==> flow/design.v <==
module yuv_to_rgb (
input            clk             ,  
input            rst_n           ,  
input            start_conversion,  
input      [7:0] y               , 
input      [7:0] u               ,
input      [7:0] v               ,
output reg [7:0] r               , 
output reg [7:0] g               , 
output reg [7:0] b               ,
output reg       pixel_ready        
);
parameter signed [15:0] C_1_402 = 16'h059C;   
parameter signed [15:0] C_0_344 = 16'h0160;   
parameter signed [15:0] C_0_714 = 16'h02DB;   
parameter signed [15:0] C_1_772 = 16'h0716;   
wire signed [15:0] y_s;
wire signed [15:0] u_s;
wire signed [15:0] v_s;
wire signed [31:0] r_temp;
wire signed [31:0] g_temp;
wire signed [31:0] b_temp;
assign y_s = y;
assign u_s = u - 128;   
assign v_s = v - 128;   
assign r_temp = y_s + ((v_s * C_1_402) >>> 10);
assign g_temp = y_s - ((u_s * C_0_344) >>> 10) - ((v_s * C_0_714) >>> 10);
assign b_temp = y_s + ((u_s * C_1_772) >>> 10);
always @(posedge clk or negedge rst_n)	
	if (~rst_n)	            r <= 8'h00; else
	if (start_conversion) begin	
		if (r_temp < 0)	    r <= 8'h00; else
		if (r_temp > 255) 	r <= 8'hFF; else
											    r <= r_temp[7:0];
	end
always @(posedge clk or negedge rst_n)	
	if (~rst_n)	            g <= 8'h00; else
	if (start_conversion) begin	
		if (g_temp < 0)	    g <= 8'h00; else
		if (g_temp > 255) 	g <= 8'hFF; else
											    g <= g_temp[7:0];
	end
always @(posedge clk or negedge rst_n)	
	if (~rst_n)	            b <= 8'h00; else
	if (start_conversion) begin	
		if (b_temp < 0)	    b <= 8'h00; else
		if (b_temp > 255) 	b <= 8'hFF; else
											    b <= b_temp[7:0];
	end
always @(posedge clk or negedge rst_n)
	if (~rst_n)     	        pixel_ready <= 1'b0; else
	if (pixel_ready)          pixel_ready <= 1'b0; else
	if (start_conversion)	    pixel_ready <= 1'b1;
endmodule
module yuv422_to_rgb (
input             pclk               ,  
input             presetn            ,  
input      [31:0] paddr              ,  
input      [31:0] pwdata             ,  
output reg [31:0] prdata             ,  
input         	  pwrite             ,  
input         	  psel               ,  
input         	  penable            , 
output            pslverr            ,  
output            pready             ,  
output reg        irq                ,  
output reg [95:0] rgb_out               
);
localparam IDLE    = 3'd0;
localparam LOAD    = 3'd1;
localparam CONVERT = 3'd2;
reg  [7:0] yuv_mem [0:7];     
reg  [7:0] y0;                
reg  [7:0] u0;                
reg  [7:0] y1;                
reg  [7:0] v0;                
reg  [7:0] y2;                
reg  [7:0] u1;                
reg  [7:0] y3;                
reg  [7:0] v1;                
wire [7:0] r0;                
wire [7:0] g0;                
wire [7:0] b0;                
wire [7:0] r1;                
wire [7:0] g1;                
wire [7:0] b1;                
wire [7:0] r2;                
wire [7:0] g2;                
wire [7:0] b2;                
wire [7:0] r3;                
wire [7:0] g3;                
wire [7:0] b3;                
reg        cnt_writes;        
reg  [2:0] state;             
reg        start_conversion;  
wire [3:0] result_ready;      
yuv_to_rgb conv0 (.clk(pclk), .rst_n(presetn), .start_conversion(start_conversion), .y(y0), .u(u0), .v(v0), .r(r0), .g(g0), .b(b0), .pixel_ready(result_ready[0]));
yuv_to_rgb conv1 (.clk(pclk), .rst_n(presetn), .start_conversion(start_conversion), .y(y1), .u(u0), .v(v0), .r(r1), .g(g1), .b(b1), .pixel_ready(result_ready[1]));
yuv_to_rgb conv2 (.clk(pclk), .rst_n(presetn), .start_conversion(start_conversion), .y(y2), .u(u1), .v(v1), .r(r2), .g(g2), .b(b2), .pixel_ready(result_ready[2]));
yuv_to_rgb conv3 (.clk(pclk), .rst_n(presetn), .start_conversion(start_conversion), .y(y3), .u(u1), .v(v1), .r(r3), .g(g3), .b(b3), .pixel_ready(result_ready[3]));
assign pready  = 1'b1;
assign pslverr = 1'b0;
always @(posedge pclk or negedge presetn)
	if (~presetn)	prdata <= 32'd0; else
	if (psel & ~penable & ~pwrite)	
		case(paddr[7:0])
			8'h20: prdata <= (state == IDLE) ? {32'hFFFFFFFF} : {32'd0};
			8'h30: prdata <= {rgb_out[95:72], 8'd0};   
			8'h34: prdata <= {rgb_out[71:48], 8'd0};   
			8'h38: prdata <= {rgb_out[47:24], 8'd0};   
			8'h3c: prdata <= {rgb_out[23:0], 8'd0};   
		endcase           
always @(posedge pclk or negedge presetn)
	if (~presetn)	                        cnt_writes <= 'd0; else
	if (psel & penable & pready & pwrite)	cnt_writes <= cnt_writes + 'd1;
always @(posedge pclk or negedge presetn)
	if (~presetn)	                                     start_conversion <= 1'b0; else
	if (start_conversion)                              start_conversion <= 1'b0; else
	if (psel & penable & pready & pwrite & cnt_writes) start_conversion <= 1'b1;
always @(posedge pclk or negedge presetn)
	if (~presetn)      	irq <= 1'b0; else
	if (irq)					  irq <= 1'b0; else
	if (&result_ready)	irq <= 1'b1;
always @(posedge pclk or negedge presetn)
	if (~presetn)	                                                  state <= IDLE; else
	case(state)
		IDLE    : if (psel & ~penable & pwrite)                       state <= LOAD;     
		LOAD    : if (psel & penable & pready & pwrite & cnt_writes)  state <= CONVERT;  
		CONVERT : if (&result_ready)                                  state <= IDLE;     
	endcase
always @(posedge pclk or negedge presetn)
	if (~presetn) begin	yuv_mem[0] <= 8'd0;
	                    yuv_mem[1] <= 8'd0;
	                    yuv_mem[2] <= 8'd0;
	                    yuv_mem[3] <= 8'd0;
	                    yuv_mem[4] <= 8'd0;
	                    yuv_mem[5] <= 8'd0;
	                    yuv_mem[6] <= 8'd0;
	                    yuv_mem[7] <= 8'd0; end else
	if (psel & pwrite & ~penable) 
		case (paddr[7:0])                               
      8'h10: begin yuv_mem[0] <= pwdata[7:0];           
									 yuv_mem[1] <= pwdata[15:8];          
									 yuv_mem[2] <= pwdata[23:16];         
									 yuv_mem[3] <= pwdata[31:24]; end     
      8'h14: begin yuv_mem[4] <= pwdata[7:0];           
                   yuv_mem[5] <= pwdata[15:8];          
                   yuv_mem[6] <= pwdata[23:16];         
                   yuv_mem[7] <= pwdata[31:24]; end     
    endcase
always @(posedge pclk or negedge presetn)
	if (~presetn)	            rgb_out <= 96'd0; else
	if (&result_ready)	      rgb_out <= {r0, g0, b0, r1, g1, b1, r2, g2, b2, r3, g3, b3};  
always @(posedge pclk or negedge presetn)
	if (~presetn)	                    y0 <= 'd0; else
	if ((state == LOAD) & cnt_writes) y0 <= yuv_mem[0];
always @(posedge pclk or negedge presetn)
	if (~presetn)	                    u0 <= 'd0; else
	if ((state == LOAD) & cnt_writes) u0 <= yuv_mem[1];
always @(posedge pclk or negedge presetn)
	if (~presetn)	                    y1 <= 'd0; else
	if ((state == LOAD) & cnt_writes) y1 <= yuv_mem[2];
always @(posedge pclk or negedge presetn)
	if (~presetn)	                    v0 <= 'd0; else
	if ((state == LOAD) & cnt_writes) v0 <= yuv_mem[3];
always @(posedge pclk or negedge presetn)
	if (~presetn)	                    y2 <= 'd0; else
	if ((state == LOAD) & cnt_writes) y2 <= yuv_mem[4];
always @(posedge pclk or negedge presetn)
	if (~presetn)	                    u1 <= 'd0; else
	if ((state == LOAD) & cnt_writes) u1 <= yuv_mem[5];
always @(posedge pclk or negedge presetn)
	if (~presetn)	                    y3 <= 'd0; else
	if ((state == LOAD) & cnt_writes) y3 <= yuv_mem[6];
always @(posedge pclk or negedge presetn)
	if (~presetn)	                    v1 <= 'd0; else
	if ((state == LOAD) & cnt_writes) v1 <= yuv_mem[7];
endmodule
; ---- Step by step through the tools: yuv422_to_rgb
; Each step is given for the RTL above and for the edited RTL.
; "before" refers to lines of the RTL above, "after" to lines of the edited file.
; "delta" is "after" less "before", of the values as shown; "rel_change_pct" is that difference over "before", in percent.
; Operators carry their Yosys type and port widths (W data, S select, Z words).
; Cell names lack the library's common part.
; A cell with -- has no value.
[design]
top_module = yuv422_to_rgb
clock = pclk
cell_library = sky130hd
pvt_corner = tt_025C_1v80

; ---- Diff
; The edit as a unified diff against the file above.
; The edited RTL no longer does the same as the RTL above: the edit was made by script, with no optimisation intended.
; begin of diff
@@ -22,5 +22,7 @@
 wire signed [31:0] b_temp;
 assign y_s = y;
-assign u_s = u - 128;   
+reg signed [15:0] u_s_r;
+always @(posedge clk) u_s_r <= u - 128;   
+assign u_s = u_s_r;
 assign v_s = v - 128;   
 assign r_temp = y_s + ((v_s * C_1_402) >>> 10);
; end of diff

; ---- Word level
; Counts by Yosys on the flattened word-level netlist (proc, flatten, opt, wreduce). Print and check cells are left out. Cells with the same type and inputs are merged into one.
[word_totals]
columns = element, before, after, delta, rel_change_pct
row1 = output_inout_bits, 131, 131, 0, 0.00
row2 = wordCells, 161, 163, 2, 1.24
row3 = input_bits, 69, 69, 0, 0.00
row4 = regBits, 362, 394, 32, 8.84
[classes]
columns = element, before, after, delta, rel_change_pct
row1 = n_cmp, 24, 24, 0, 0.00
row2 = addsub, 21, 21, 0, 0.00
row3 = n_mul, 8, 8, 0, 0.00
row4 = mux, 39, 39, 0, 0.00
row5 = n_logic, 11, 11, 0, 0.00
row6 = reduce_and_logical, 8, 8, 0, 0.00
row7 = n_eq, 12, 12, 0, 0.00
[op_table]
columns = cell, before, after, delta, rel_change_pct
row1 = $add A9 B11 Y12, 8, 4, -4, -50.00
row2 = $sub A10 B10 Y11, 4, 0, -4, -100.00
row3 = $sub A9 B9 Y10, 4, 0, -4, -100.00
row4 = $add A9 B18 Y19, 0, 4, 4, --
row5 = $sub A17 B10 Y18, 0, 4, 4, --
row6 = $sub A9 B16 Y17, 0, 4, 4, --
row7 = $mul A9 B11 Y20 const B, 4, 2, -2, -50.00
row8 = $mul A9 B5 Y14 const B, 2, 0, -2, -100.00
row9 = $mul A16 B11 Y27 const B, 0, 2, 2, --
row10 = $mul A16 B5 Y21 const B, 0, 2, 2, --
; Operator kinds equal on both sides are left out: 23.

; ---- Logic depth
; Yosys ltp: most cells in a row. Word level: on the elaborated netlist, between registers, memories and ports. Mapped: between sequential cells and ports; inverters and the memories' decode and read muxes count.
[logic_depth]
columns = element, before, after, delta, rel_change_pct
row1 = ltp_word, 7, 6, -1, -14.29
row2 = ABC_AREA, 0, 0, --, --
row3 = mapped_depth, 31, 32, 1, 3.23

; ---- Netlist
; The flow's flattened synthesis, as Yosys stat reports it; memories are mapped. The netlist is that of the ABC_AREA named above (0 if unset); the other value can give another one.
[by_type]
columns = cell_type, before, after, delta, rel_change_pct
row1 = inv_1, 404, 481, 77, 19.06
row2 = a21oi_1, 96, 145, 49, 51.04
row3 = o221a_1, 0, 41, 41, --
row4 = a221o_1, 2, 40, 38, 1900.00
row5 = xnor2_1, 90, 120, 30, 33.33
row6 = o21a_1, 21, 47, 26, 123.81
row7 = mux4_2, 24, 0, -24, -100.00
row8 = o221a_2, 24, 0, -24, -100.00
row9 = a22oi_1, 25, 2, -23, -92.00
row10 = clkbuf_1, 49, 71, 22, 44.90
row11 = mux2_2, 217, 237, 20, 9.22
row12 = fa_1, 154, 174, 20, 12.99
row13 = o21bai_1, 11, 31, 20, 181.82
row14 = nand2_1, 94, 112, 18, 19.15
row15 = nand3_1, 20, 37, 17, 85.00
row16 = mux2_1, 0, 17, 17, --
row17 = a31oi_1, 9, 25, 16, 177.78
row18 = dfxtp_1, 0, 16, 16, --
; Cell types equal on both sides are left out: 14.
; The list need not be complete.
[mapped]
columns = element, before, after, delta, rel_change_pct
row1 = synth_area_um2, 29633.4, 32215.9, 2582.5, 8.71
row2 = n_buf, 70, 88, 18, 25.71
row3 = cell_count, 2765, 3170, 405, 14.65
row4 = sequential_area_um2, 8884.8, 9205.1, 320.3, 3.61
row5 = ffs, 355, 371, 16, 4.51
; By module: a second synthesis without flattening, with its own total; a netlist apart from the flattened one above.
[hier_totals]
columns = element, before, after, delta, rel_change_pct
row1 = cells_unflattened, 4103, 4067, -36, -0.88
row2 = hier_area_um2, 42087.9, 41592.4, -495.5, -1.18
; Rows give one instance, submodules left out.
[by_module_before]
columns = mod, n_cells, area_um2, seq_area_um2, n_inst
row1 = yuv_to_rgb, 862, 7905.1, 625.6, 4
row2 = yuv422_to_rgb, 655, 10467.5, 6382.4, 1
[by_module_after]
columns = mod, n_cells, area_um2, seq_area_um2, n_inst
row1 = yuv_to_rgb, 853, 7781.2, 785.8, 4
row2 = yuv422_to_rgb, 655, 10467.5, 6382.4, 1

; ---- Worst setup path after synthesis
; Source: OpenSTA report_checks on the synthesized netlist (no wires, ideal clock, input and output delay 20% of the period each), path of least setup slack; recovery checks are left aside. Register names are those of the netlist, which keeps one name where synthesis merged equal registers.
[synth_path]
columns = element, before, after, delta, rel_change_pct
row1 = path_type, register to register, register to register, --, --
row2 = startpoint, reg v1[7], reg v0[7], --, --
row3 = endpoint, reg conv2.g[0], reg conv1.g[6], --, --
row4 = arrival_ns, 7.139, 8.095, 0.956, 13.39
row5 = required_time_ns, 8.877, 8.867, -0.010, -0.11
row6 = stages, 29, 32, 3, 10.34
row7 = n_path_buf, 1, 3, 2, 200.00
row8 = period_ns, 9.0, 9.0, 0.0, 0.00
row9 = slack_ns, 1.739, 0.772, -0.967, --
row10 = launch_ns, 0.000, 0.000, 0.000, --
row11 = path_delay_ns, 7.262, 8.228, 0.966, 13.30
row12 = synth_period_reached_ns, 7.261, 8.228, 0.967, 13.32
; "path_delay_ns" is the arrival time less input delay plus setup time.
; "stages" counts driving pins, that of a launching flip-flop among them; a cell with two outputs on the path counts twice.
; "synth_period_reached_ns" = period - worst setup slack (recovery checks aside). The figure is calculated, with input and output delays left at 20% of the set period.
; The rows between start and end are the longest chain of elaborated cells between them; the timing report does not say that the signal goes this way. Where chains are equally long, one stands for them.
; Each line given opens the expression or statement behind the cell; cells for indexed reads and writes are added by Yosys, which also makes memories of some case tables.
; At most two assigning lines are given for a register; there are more.
[synth_between_before]
path_cell_list = dfrtp_1 clkbuf_1 inv_1 ha_1 inv_1 ha_1 inv_1 fa_1 inv_1 fa_1 inv_1 fa_1 inv_1 ha_1 a21o_1 a31o_1 a41o_1 o41a_1 xor2_1 fa_1 inv_1 ha_1 or2_2 a21oi_1 a21oi_1 or2_2 a21oi_1 o211ai_1 o221a_2
elab_chain_cells = 6
cone_cells = 7
cone_lines = 4
classes_between = 2 x add/sub; 1 x mul; 2 x compare; 2 x mux
[synth_lines_before]
columns = element, line
row1 = start: declaration, 80  ; reg  [7:0] v1;
row2 = start: assignment, 176  ; if (~presetn) v1 <= 'd0; else
row3 = start: assignment, 177  ; if ((state == LOAD) & cnt_writes) v1 <= yuv_mem[7];
row4 = $sub A8 B8 Y9, 25  ; assign v_s = v - 128;
row5 = $mul A9 B11 Y20, 27  ; assign g_temp = y_s - ((u_s * C_0_344) >>> 10) - ((v_s * C_0_714) >>> 10);
row6 = $sub A10 B10 Y11, 27
row7 = $gt A32 B9 Y1, 40  ; if (g_temp > 255) g <= 8'hFF; else
row8 = $mux W8, 40
row9 = $mux W8, 39  ; if (g_temp < 0) g <= 8'h00; else
row10 = end: assignment, 39
row11 = end: assignment, 41  ; g <= g_temp[7:0];
row12 = end: declaration, 9  ; output reg [7:0] g               ,
[synth_between_after]
path_cell_list = dfrtp_1 clkbuf_1 clkinv_1 ha_1 inv_1 ha_1 inv_1 fa_1 inv_1 fa_1 inv_1 fa_1 inv_1 ha_1 a21o_1 a31o_2 a211oi_1 o41ai_1 a21oi_1 xnor2_1 ha_1 ha_1 clkbuf_1 a21oi_1 o21a_1 o21ai_1 a31o_1 a311oi_1 clkbuf_1 nor4_1 a2111oi_0 nor2_1
elab_chain_cells = 6
cone_cells = 7
cone_lines = 4
classes_between = 2 x add/sub; 1 x mul; 2 x compare; 2 x mux
[synth_lines_after]
columns = element, line
row1 = start: declaration, 78  ; reg  [7:0] v0;
row2 = start: assignment, 166  ; if (~presetn) v0 <= 'd0; else
row3 = start: assignment, 167  ; if ((state == LOAD) & cnt_writes) v0 <= yuv_mem[3];
row4 = $sub A8 B8 Y9, 27  ; assign v_s = v - 128;
row5 = $mul A9 B11 Y20, 29  ; assign g_temp = y_s - ((u_s * C_0_344) >>> 10) - ((v_s * C_0_714) >>> 10);
row6 = $sub A17 B10 Y18, 29
row7 = $gt A32 B9 Y1, 42  ; if (g_temp > 255) g <= 8'hFF; else
row8 = $mux W8, 42
row9 = $mux W8, 41  ; if (g_temp < 0) g <= 8'h00; else
row10 = end: assignment, 41
row11 = end: assignment, 43  ; g <= g_temp[7:0];
row12 = end: declaration, 9  ; output reg [7:0] g               ,

; ---- Path in the finished layout
; Path of least setup slack in the final report of each run of pair 1 (OpenROAD, finished layout, wires in). Where an end is a register, its clock arrival counts in the times.
[layout_path]
columns = element, before, after, delta, rel_change_pct
row1 = path_type, register to register, register to register, --, --
row2 = startpoint, reg v0[1], reg v0[1], --, --
row3 = endpoint, reg conv1.g[4], reg conv0.g[7], --, --
row4 = stages, 29, 28, -1, -3.45
row5 = required_time_ns, 9.40, 9.37, -0.03, -0.32
row6 = n_path_buf, 0, 0, 0, --
row7 = launch_ns, 0.56, 0.55, -0.01, -1.79
row8 = slack_ns, 0.99, 0.65, -0.34, --
row9 = period_ns, 9.0, 9.0, 0.0, 0.00
row10 = arrival_ns, 8.41, 8.72, 0.31, 3.69
; The rows between start and end are the longest chain of elaborated cells between them; the timing report does not say that the signal goes this way. Where chains are equally long, one stands for them.
; At most two assigning lines are given for a register; there are more.
[layout_between_before]
path_cell_list = dfrtp_1 inv_1 ha_1 fa_1 inv_1 ha_1 fa_1 ha_1 ha_1 and4bb_1 a31o_1 a21o_1 a21o_1 a31o_1 a21oi_1 xnor2_1 inv_1 fa_1 ha_1 a21o_1 a21oi_1 o21ai_0 a21oi_1 nor2_1 a211oi_2 xor2_1 a2bb2oi_1 a211oi_2 a211oi_1
elab_chain_cells = 6
cone_cells = 7
cone_lines = 4
classes_between = 2 x add/sub; 1 x mul; 2 x compare; 2 x mux
[layout_lines_before]
columns = element, line
row1 = start: declaration, 76  ; reg  [7:0] v0;
row2 = start: assignment, 164  ; if (~presetn) v0 <= 'd0; else
row3 = start: assignment, 165  ; if ((state == LOAD) & cnt_writes) v0 <= yuv_mem[3];
row4 = $sub A8 B8 Y9, 25  ; assign v_s = v - 128;
row5 = $mul A9 B11 Y20, 27  ; assign g_temp = y_s - ((u_s * C_0_344) >>> 10) - ((v_s * C_0_714) >>> 10);
row6 = $sub A10 B10 Y11, 27
row7 = $gt A32 B9 Y1, 40  ; if (g_temp > 255) g <= 8'hFF; else
row8 = $mux W8, 40
row9 = $mux W8, 39  ; if (g_temp < 0) g <= 8'h00; else
row10 = end: assignment, 39
row11 = end: assignment, 41  ; g <= g_temp[7:0];
row12 = end: declaration, 9  ; output reg [7:0] g               ,
[layout_between_after]
path_cell_list = dfrtp_1 inv_1 ha_1 fa_1 inv_1 ha_1 fa_1 ha_1 ha_1 and4b_1 a31o_1 a21o_1 a21o_1 a31o_2 a21oi_1 xnor2_1 fa_1 inv_1 ha_1 nor2b_1 o31a_1 o31a_1 o2111ai_2 a21oi_2 or4b_1 a2111o_1 a2111oi_4 a41oi_1
elab_chain_cells = 6
cone_cells = 7
cone_lines = 4
classes_between = 2 x add/sub; 1 x mul; 2 x compare; 2 x mux
[layout_lines_after]
columns = element, line
row1 = start: declaration, 78  ; reg  [7:0] v0;
row2 = start: assignment, 166  ; if (~presetn) v0 <= 'd0; else
row3 = start: assignment, 167  ; if ((state == LOAD) & cnt_writes) v0 <= yuv_mem[3];
row4 = $sub A8 B8 Y9, 27  ; assign v_s = v - 128;
row5 = $mul A9 B11 Y20, 29  ; assign g_temp = y_s - ((u_s * C_0_344) >>> 10) - ((v_s * C_0_714) >>> 10);
row6 = $sub A17 B10 Y18, 29
row7 = $gt A32 B9 Y1, 42  ; if (g_temp > 255) g <= 8'hFF; else
row8 = $mux W8, 42
row9 = $mux W8, 41  ; if (g_temp < 0) g <= 8'h00; else
row10 = end: assignment, 41
row11 = end: assignment, 43  ; g <= g_temp[7:0];
row12 = end: declaration, 9  ; output reg [7:0] g               ,

; ---- Measured runs
; Both versions went through the flow (Yosys, OpenROAD) with the same settings in each pair. Constraints: input delay and output delay 20% of the set period each, output load 0.01 pF.
[settings_pair_1]
CORE_UTILIZATION = 40
period_ns = 9.0
CAP_MARGIN = 20
CORE_MARGIN = 2
SLEW_MARGIN = 20
[results_pair_1]
columns = element, before, after, delta, rel_change_pct
row1 = tns_setup_ns, 0.000, 0.000, 0.000, --
row2 = fin_util_pct, 46.2, 45.6, -0.6, --
row3 = final_cell_area_um2, 33843.7, 36516.3, 2672.6, 7.90
row4 = timing.achieved_period_ns, 8.007, 8.345, 0.338, 4.22
row5 = design.die.area_um2, 76275.4, 82826.0, 6550.6, 8.59
row6 = hold_worst_slack_ns, 0.426, 0.365, -0.061, --
row7 = synth_area_um2, 29633.4, 32215.9, 2582.5, 8.71
row8 = fin_power_uw, 6112, 8741, 2629, 43.01
row9 = ws_setup_ns, 0.993, 0.655, -0.338, --
[settings_pair_2]
ABC_AREA = 0
CELL_PAD_IN_SITES_DETAIL_PLACEMENT = 0
CORE_UTILIZATION = 68
CTS_CLUSTER_SIZE = 32
MIN_ROUTING_LAYER = met2
PLACE_DENSITY = 0.62
SETUP_SLACK_MARGIN = 1.09
SLEW_MARGIN = 40
period_ns = 7.44
CAP_MARGIN = 20
CORE_MARGIN = 2
[results_pair_2]
columns = element, before, after
row1 = tns_setup_ns, 0.000, --
row2 = fin_util_pct, 84.2, --
row3 = final_cell_area_um2, 36257.3, --
row4 = timing.achieved_period_ns, 7.077, --
row5 = design.die.area_um2, 45264.7, --
row6 = hold_worst_slack_ns, 0.424, --
row7 = synth_area_um2, 29633.4, --
row8 = fin_power_uw, 8111, --
row9 = ws_setup_ns, 0.363, --
; pair 2, after: incomplete, routing halted on GRT-0116.
; By "timing.achieved_period_ns" is meant the clock period of the run minus its worst setup slack. This is arithmetic on one report: input and output delays are still those of the set period (20% each).
; "fin_power_uw" rests on the timing tool's default activity at the inputs, not on a simulated workload.
